==> flow/design.v <==
module DCIM (
    input clk,
    input rst_n,
    input in_valid,
    input [127:0] in_data1,
    input [127:0] in_data2,
    input [127:0] in_data3,
    input [127:0] in_data4, 
    output reg out_valid,
    output reg [12:0] O1,
    output reg [12:0] O2,
    output reg [12:0] O3,
    output reg [12:0] O4
);
reg [127:0] in_data1_dff, in_data2_dff, in_data3_dff, in_data4_dff;
always @(posedge clk) begin
    in_data1_dff <= in_data1;
    in_data2_dff <= in_data2;
    in_data3_dff <= in_data3;
    in_data4_dff <= in_data4;
end
reg in_valid_dff, in_valid_d2, in_valid_d3, in_valid_d4, in_valid_d5, in_valid_d6, in_valid_d7, in_valid_d8;
reg [1:0] cnt;
always @(posedge clk or negedge rst_n) begin
    if (!rst_n) begin
        in_valid_dff <= 1'b0;
        in_valid_d2 <= 1'b0;
        in_valid_d3 <= 1'b0;
        in_valid_d4 <= 1'b0;
        in_valid_d5 <= 1'b0;
        in_valid_d6 <= 1'b0;
        in_valid_d7 <= 1'b0;
        in_valid_d8 <= 1'b0;
    end
    else begin
        in_valid_dff <= in_valid;
        in_valid_d2 <= in_valid_dff;
        in_valid_d3 <= in_valid_d2;
        in_valid_d4 <= in_valid_d3;
        in_valid_d5 <= in_valid_d4;
        in_valid_d6 <= in_valid_d5;
        in_valid_d7 <= in_valid_d6;
        in_valid_d8 <= in_valid_d7;
    end
end
reg [4:0] sum1_1 [0:15], sum2_1 [0:15], sum3_1 [0:15], sum4_1 [0:15];
reg [5:0] sum1_2 [0:7], sum2_2 [0:7], sum3_2 [0:7], sum4_2 [0:7];
reg [6:0] sum1_3 [0:3], sum2_3 [0:3], sum3_3 [0:3], sum4_3 [0:3];
reg [7:0] sum1_4 [0:1], sum2_4 [0:1], sum3_4 [0:1], sum4_4 [0:1];
reg [8:0] sum1_5, sum2_5, sum3_5, sum4_5;
generate
    genvar i_1;
    for (i_1 = 0; i_1 < 16; i_1 = i_1 + 1) begin
        always @(posedge clk) begin
            sum1_1[i_1] <= in_data1_dff[127-i_1*8:124-i_1*8] + in_data1_dff[123-i_1*8:120-i_1*8];
            sum2_1[i_1] <= in_data2_dff[127-i_1*8:124-i_1*8] + in_data2_dff[123-i_1*8:120-i_1*8];
            sum3_1[i_1] <= in_data3_dff[127-i_1*8:124-i_1*8] + in_data3_dff[123-i_1*8:120-i_1*8];
            sum4_1[i_1] <= in_data4_dff[127-i_1*8:124-i_1*8] + in_data4_dff[123-i_1*8:120-i_1*8];
        end
    end
endgenerate
generate
    genvar i_2;
    for (i_2 = 0; i_2 < 8; i_2 = i_2 + 1) begin
        always @(posedge clk) begin
            sum1_2[i_2] <= sum1_1[i_2*2] + sum1_1[i_2*2+1];
            sum2_2[i_2] <= sum2_1[i_2*2] + sum2_1[i_2*2+1];
            sum3_2[i_2] <= sum3_1[i_2*2] + sum3_1[i_2*2+1];
            sum4_2[i_2] <= sum4_1[i_2*2] + sum4_1[i_2*2+1];
        end
    end
endgenerate
generate
    genvar i_3;
    for (i_3 = 0; i_3 < 4; i_3 = i_3 + 1) begin
        always @(posedge clk) begin
            sum1_3[i_3] <= sum1_2[i_3*2] + sum1_2[i_3*2+1];
            sum2_3[i_3] <= sum2_2[i_3*2] + sum2_2[i_3*2+1];
            sum3_3[i_3] <= sum3_2[i_3*2] + sum3_2[i_3*2+1];
            sum4_3[i_3] <= sum4_2[i_3*2] + sum4_2[i_3*2+1];
        end
    end
endgenerate
generate
    genvar i_4;
    for (i_4 = 0; i_4 < 2; i_4 = i_4 + 1) begin
        always @(posedge clk) begin
            sum1_4[i_4] <= sum1_3[i_4*2] + sum1_3[i_4*2+1];
            sum2_4[i_4] <= sum2_3[i_4*2] + sum2_3[i_4*2+1];
            sum3_4[i_4] <= sum3_3[i_4*2] + sum3_3[i_4*2+1];
            sum4_4[i_4] <= sum4_3[i_4*2] + sum4_3[i_4*2+1];
        end
    end
endgenerate
always @(posedge clk) begin
    sum1_5 <= sum1_4[0] + sum1_4[1];
    sum2_5 <= sum2_4[0] + sum2_4[1];
    sum3_5 <= sum3_4[0] + sum3_4[1];
    sum4_5 <= sum4_4[0] + sum4_4[1];
end
always @(posedge clk or negedge rst_n) begin
    if (!rst_n) begin
        cnt <= 2'd0;
    end
    else begin
        if (in_valid_d6) begin
            cnt <= cnt + 1;
        end
    end
end
reg [12:0] sum1, sum2, sum3, sum4;
always @(posedge clk or negedge rst_n) begin
    if (!rst_n) begin
        sum1 <= 13'b0;
        sum2 <= 13'b0;
        sum3 <= 13'b0;
        sum4 <= 13'b0;
    end
    else begin
        if (in_valid_d6) begin
            if (~|cnt) begin
                sum1 <= sum1_5;
                sum2 <= sum2_5;
                sum3 <= sum3_5;
                sum4 <= sum4_5;
            end else begin
                sum1 <= {sum1[11:0], 1'b0} + sum1_5;
                sum2 <= {sum2[11:0], 1'b0} + sum2_5;
                sum3 <= {sum3[11:0], 1'b0} + sum3_5;
                sum4 <= {sum4[11:0], 1'b0} + sum4_5;
            end
        end
    end
end
always @(posedge clk or negedge rst_n) begin
    if (!rst_n) begin
        O1 <= 13'b0;
        O2 <= 13'b0;
        O3 <= 13'b0;
        O4 <= 13'b0;
    end
    else begin
        if (in_valid_d7 & ~|cnt) begin
            O1 <= sum1;
            O2 <= sum2;
            O3 <= sum3;
            O4 <= sum4;
        end 
        else begin
            O1 <= 13'b0;
            O2 <= 13'b0;
            O3 <= 13'b0;
            O4 <= 13'b0;
        end
    end
end
always @(posedge clk or negedge rst_n) begin
    if (!rst_n) begin
        out_valid <= 1'b0;
    end
    else begin
        if (in_valid_d7 & ~|cnt) begin
            out_valid <= 1'b1;
        end
        else begin
            out_valid <= 1'b0;
        end
    end
end
endmodule
Subject: tool reports on DCIM

Hi,

From RTL to reports: DCIM
Module DCIM before and after one edit of its RTL, step after step.
Lines under "orig" count in the file above, lines under "edited" in the edited file.
"change" is "edited" less "orig", of the values as shown.
Operators: Yosys type, input widths -> output width; for muxes data width and select width s.
Cell names lack the library's common part.
{"block": "setup", "top": "DCIM", "clk_port": "clk", "lib": "sky130hd", "corner": "tt_025C_1v80"}

Edit of the RTL
Unified diff, file above to edited file.
A script made this edit. It changes what the design does and was not meant as an optimisation.
begin of diff
@@ -15,9 +15,9 @@
 reg [127:0] in_data1_dff, in_data2_dff, in_data3_dff, in_data4_dff;
 always @(posedge clk) begin
-    in_data1_dff <= in_data1;
     in_data2_dff <= in_data2;
     in_data3_dff <= in_data3;
     in_data4_dff <= in_data4;
 end
+always @(*) in_data1_dff = in_data1;
 reg in_valid_dff, in_valid_d2, in_valid_d3, in_valid_d4, in_valid_d5, in_valid_d6, in_valid_d7, in_valid_d8;
 reg [1:0] cnt;
end of diff

Word-level counts
Source: Yosys, flattened and elaborated. Widths are those after wreduce; folded enables and synchronous resets count as part of the registers. Registers that Yosys merges into a memory's read port (data or address) are not register bits. Print and check cells do not count. Equal cells are merged and count once.
{"block": "bits", "element": "register_bits", "orig": 1350, "edited": 1222, "change": -128}
{"block": "bits", "element": "output_inout_bits", "orig": 53, "edited": 53, "change": 0}
{"block": "bits", "element": "elab_cells", "orig": 286, "edited": 285, "change": -1}
{"block": "bits", "element": "inputBits", "orig": 515, "edited": 515, "change": 0}
{"block": "classes", "element": "muxes", "orig": 9, "edited": 9, "change": 0}
{"block": "classes", "element": "add_sub_neg", "orig": 129, "edited": 129, "change": 0}
{"block": "classes", "element": "reduce_and_logical", "orig": 2, "edited": 2, "change": 0}
{"block": "classes", "element": "bitwise", "orig": 1, "edited": 1, "change": 0}
Unchanged operator kinds not shown: 12.

Depth
Longest topological path by Yosys (ltp), each cell counted once; first at word level (registers and memories cut), then after technology mapping (sequential cells cut; the memories' decode and read muxes count).
{"block": "depth", "element": "ltp_word", "orig": 4, "edited": 4, "change": 0}
{"block": "depth", "element": "ABC_AREA", "orig": "0", "edited": "0"}
{"block": "depth", "element": "mapped_depth", "orig": 8, "edited": 8, "change": 0}
{"block": "depth", "element": "depth_no_buf", "orig": 8, "edited": 8, "change": 0}

Mapped cells and area
Yosys stat after the flow's synthesis: flattened, memories mapped to cells. It holds for the ABC_AREA given above (unset counts as 0); a run with the other value may have another netlist.
{"block": "synth_totals", "element": "area_um2", "orig": 50257.0, "edited": 47694.5, "change": -2562.5}
{"block": "synth_totals", "element": "mapped_cells", "orig": 4120, "edited": 3992, "change": -128}
{"block": "synth_totals", "element": "ffs", "orig": 1350, "edited": 1222, "change": -128}
{"block": "synth_totals", "element": "buffers", "orig": 29, "edited": 29, "change": 0}
{"block": "by_type", "cell": "dfxtp_1", "orig": 1236, "edited": 1108, "change": -128}
Unchanged cell types not shown: 50.

Timing after synthesis
Source: OpenSTA report_checks on the synthesized netlist (no wires, ideal clock, input and output delay 20% of the period each), path of least setup slack; recovery checks are left aside. Register names are those of the netlist, which keeps one name where synthesis merged equal registers.
{"block": "synth_timing", "element": "path_kind", "orig": "register -> register", "edited": "register -> register"}
{"block": "synth_timing", "element": "from", "orig": "reg sum1[0]", "edited": "reg sum1[0]"}
{"block": "synth_timing", "element": "to", "orig": "reg sum1[7]", "edited": "reg sum1[7]"}
{"block": "synth_timing", "element": "setup_slack_ps", "orig": 348, "edited": 348, "change": 0}
{"block": "synth_timing", "element": "clock_period_ps", "orig": 2400, "edited": 2400, "change": 0}
{"block": "synth_timing", "element": "path_buffers", "orig": 0, "edited": 0, "change": 0}
{"block": "synth_timing", "element": "required_time_ps", "orig": 2269, "edited": 2269, "change": 0}
{"block": "synth_timing", "element": "setup_ps", "orig": 131, "edited": 131, "change": 0}
{"block": "synth_timing", "element": "delay_ps", "orig": 2052, "edited": 2052, "change": 0}
{"block": "synth_timing", "element": "driving_pins", "orig": 9, "edited": 9, "change": 0}
{"block": "synth_timing", "element": "t_arrival_ps", "orig": 1921, "edited": 1921, "change": 0}
{"block": "synth_timing", "element": "period_less_setup_slack_ps", "orig": 2052, "edited": 2052, "change": 0}
"delay_ps" = arrival - input delay + setup time.
"driving_pins" counts driving pins, that of a launching flip-flop among them; a cell with two outputs on the path counts twice.
"period_less_setup_slack_ps" = period - worst setup slack (recovery checks aside). The figure is calculated, with input and output delays left at 20% of the set period.
Between the ends stands the longest chain of elaborated cells between them, by number of cells; it is not shown to be the way that was timed. Of several equally long chains one is given.
Each line given opens the expression or statement behind the cell; cells for indexed reads and writes are added by Yosys, which also makes memories of some case tables.
A register here has more assigning lines than the two given.
{"block": "synth_via_orig", "path_cell_list": "dfrtp_1 -> ha_1 -> inv_1 -> fa_1 -> nor2b_1 -> o31a_1 -> o22ai_1 -> and4b_1 -> or3_1", "elab_chain_cells": 2}
{"block": "synth_rtl_orig", "element": "start, declared", "line": 111, "source": "reg [12:0] sum1, sum2, sum3, sum4;"}
{"block": "synth_rtl_orig", "element": "start, assigned", "line": 122, "source": "sum1 <= sum1_5;"}
{"block": "synth_rtl_orig", "element": "start, assigned", "line": 127, "source": "sum1 <= {sum1[11:0], 1'b0} + sum1_5;"}
{"block": "synth_rtl_orig", "element": "$add 13x9->13", "line": 127}
{"block": "synth_rtl_orig", "element": "$mux 13", "line": 121, "source": "if (~|cnt) begin"}
{"block": "synth_rtl_orig", "element": "end, assigned", "line": 122}
{"block": "synth_rtl_orig", "element": "end, assigned", "line": 127}
{"block": "synth_rtl_orig", "element": "end, declared", "line": 111}
{"block": "synth_via_edited", "path_cell_list": "dfrtp_1 -> ha_1 -> inv_1 -> fa_1 -> nor2b_1 -> o31a_1 -> o22ai_1 -> and4b_1 -> or3_1", "elab_chain_cells": 2}
{"block": "synth_rtl_edited", "element": "start, declared", "line": 111, "source": "reg [12:0] sum1, sum2, sum3, sum4;"}
{"block": "synth_rtl_edited", "element": "start, assigned", "line": 122, "source": "sum1 <= sum1_5;"}
{"block": "synth_rtl_edited", "element": "start, assigned", "line": 127, "source": "sum1 <= {sum1[11:0], 1'b0} + sum1_5;"}
{"block": "synth_rtl_edited", "element": "$add 13x9->13", "line": 127}
{"block": "synth_rtl_edited", "element": "$mux 13", "line": 121, "source": "if (~|cnt) begin"}
{"block": "synth_rtl_edited", "element": "end, assigned", "line": 122}
{"block": "synth_rtl_edited", "element": "end, assigned", "line": 127}
{"block": "synth_rtl_edited", "element": "end, declared", "line": 111}

Timing after layout
From the final timing report of each run of pair 1: the path of least setup slack in the routed layout; clock arrival at registers is part of the times.
The path's times are printed in steps of 10 ps; the period is the one set.
{"block": "layout_timing", "element": "path_kind", "orig": "register -> register", "edited": "register -> register"}
{"block": "layout_timing", "element": "from", "orig": "reg sum2[0]", "edited": "reg sum2[0]"}
{"block": "layout_timing", "element": "to", "orig": "reg sum2[7]", "edited": "reg sum2[7]"}
{"block": "layout_timing", "element": "required_time_ps", "orig": 2950, "edited": 2950, "change": 0}
{"block": "layout_timing", "element": "clock_period_ps", "orig": 2310, "edited": 2310, "change": 0}
{"block": "layout_timing", "element": "t_arrival_ps", "orig": 2860, "edited": 2830, "change": -30}
{"block": "layout_timing", "element": "path_buffers", "orig": 0, "edited": 0, "change": 0}
{"block": "layout_timing", "element": "setup_slack_ps", "orig": 80, "edited": 120, "change": 40}
{"block": "layout_timing", "element": "setup_ps", "orig": 120, "edited": 120, "change": 0}
{"block": "layout_timing", "element": "driving_pins", "orig": 9, "edited": 9, "change": 0}
Between the ends stands the longest chain of elaborated cells between them, by number of cells; it is not shown to be the way that was timed. Of several equally long chains one is given.
A register here has more assigning lines than the two given.
{"block": "layout_via_orig", "path_cell_list": "dfrtp_1 -> ha_2 -> inv_1 -> fa_1 -> nor2b_2 -> o31a_1 -> o22ai_2 -> and4b_1 -> or3_1", "elab_chain_cells": 2}
{"block": "layout_rtl_orig", "element": "start, declared", "line": 111, "source": "reg [12:0] sum1, sum2, sum3, sum4;"}
{"block": "layout_rtl_orig", "element": "start, assigned", "line": 123, "source": "sum2 <= sum2_5;"}
{"block": "layout_rtl_orig", "element": "start, assigned", "line": 128, "source": "sum2 <= {sum2[11:0], 1'b0} + sum2_5;"}
{"block": "layout_rtl_orig", "element": "$add 13x9->13", "line": 128}
{"block": "layout_rtl_orig", "element": "$mux 13", "line": 121, "source": "if (~|cnt) begin"}
{"block": "layout_rtl_orig", "element": "end, assigned", "line": 123}
{"block": "layout_rtl_orig", "element": "end, assigned", "line": 128}
{"block": "layout_rtl_orig", "element": "end, declared", "line": 111}
{"block": "layout_via_edited", "path_cell_list": "dfrtp_1 -> ha_1 -> inv_1 -> fa_1 -> nor2b_2 -> o31a_1 -> o22ai_2 -> and4b_1 -> or3_1", "elab_chain_cells": 2}
{"block": "layout_rtl_edited", "element": "start, declared", "line": 111, "source": "reg [12:0] sum1, sum2, sum3, sum4;"}
{"block": "layout_rtl_edited", "element": "start, assigned", "line": 123, "source": "sum2 <= sum2_5;"}
{"block": "layout_rtl_edited", "element": "start, assigned", "line": 128, "source": "sum2 <= {sum2[11:0], 1'b0} + sum2_5;"}
{"block": "layout_rtl_edited", "element": "$add 13x9->13", "line": 128}
{"block": "layout_rtl_edited", "element": "$mux 13", "line": 121, "source": "if (~|cnt) begin"}
{"block": "layout_rtl_edited", "element": "end, assigned", "line": 123}
{"block": "layout_rtl_edited", "element": "end, assigned", "line": 128}
{"block": "layout_rtl_edited", "element": "end, declared", "line": 111}

Layout results
Runs of the flow (Yosys, OpenROAD) on both versions; the two runs of a pair have the same settings. The constraints put input and output delay at 20% of the set period each and load the outputs with 0.01 pF.
{"block": "settings_pair_1", "period_ns": 2.31, "CAP_MARGIN": 20, "CORE_MARGIN": 2, "CORE_UTILIZATION": 40, "SLEW_MARGIN": 20}
{"block": "measured_pair_1", "element": "final_setup_tns_ps", "orig": 0, "edited": 0, "change": 0}
{"block": "measured_pair_1", "element": "synthArea_um2", "orig": 50257.0, "edited": 47694.5, "change": -2562.5}
{"block": "measured_pair_1", "element": "die_um2", "orig": 128494.0, "edited": 122014.0, "change": -6480.0}
{"block": "measured_pair_1", "element": "hold_worst_slack_ps", "orig": 128, "edited": 136, "change": 8}
{"block": "measured_pair_1", "element": "final_setup_ws_ps", "orig": 83, "edited": 116, "change": 33}
{"block": "measured_pair_1", "element": "cell_area_final_um2", "orig": 63140.6, "edited": 60146.4, "change": -2994.2}
{"block": "settings_pair_2", "ABC_AREA": 0, "CELL_PAD_IN_SITES_DETAIL_PLACEMENT": 0, "CELL_PAD_IN_SITES_GLOBAL_PLACEMENT": 0, "CORE_MARGIN": 4, "CORE_UTILIZATION": 56, "CTS_CLUSTER_SIZE": 88, "GPL_ROUTABILITY_DRIVEN": 1, "MAX_ROUTING_LAYER": "met5", "PLACE_DENSITY": 0.84, "SETUP_SLACK_MARGIN": 0.61, "TNS_END_PERCENT": 60, "period_ns": 3.55, "CAP_MARGIN": 20, "SLEW_MARGIN": 20}
{"block": "measured_pair_2", "element": "final_setup_tns_ps", "orig": 0, "edited": 0, "change": 0}
{"block": "measured_pair_2", "element": "synthArea_um2", "orig": 50257.0, "edited": 47694.5, "change": -2562.5}
{"block": "measured_pair_2", "element": "die_um2", "orig": 94602.4, "edited": 89901.0, "change": -4701.4}
{"block": "measured_pair_2", "element": "final_setup_ws_ps", "orig": 1156, "edited": 1187, "change": 31}
{"block": "measured_pair_2", "element": "cell_area_final_um2", "orig": 61993.2, "edited": 59105.4, "change": -2887.8}

Regards
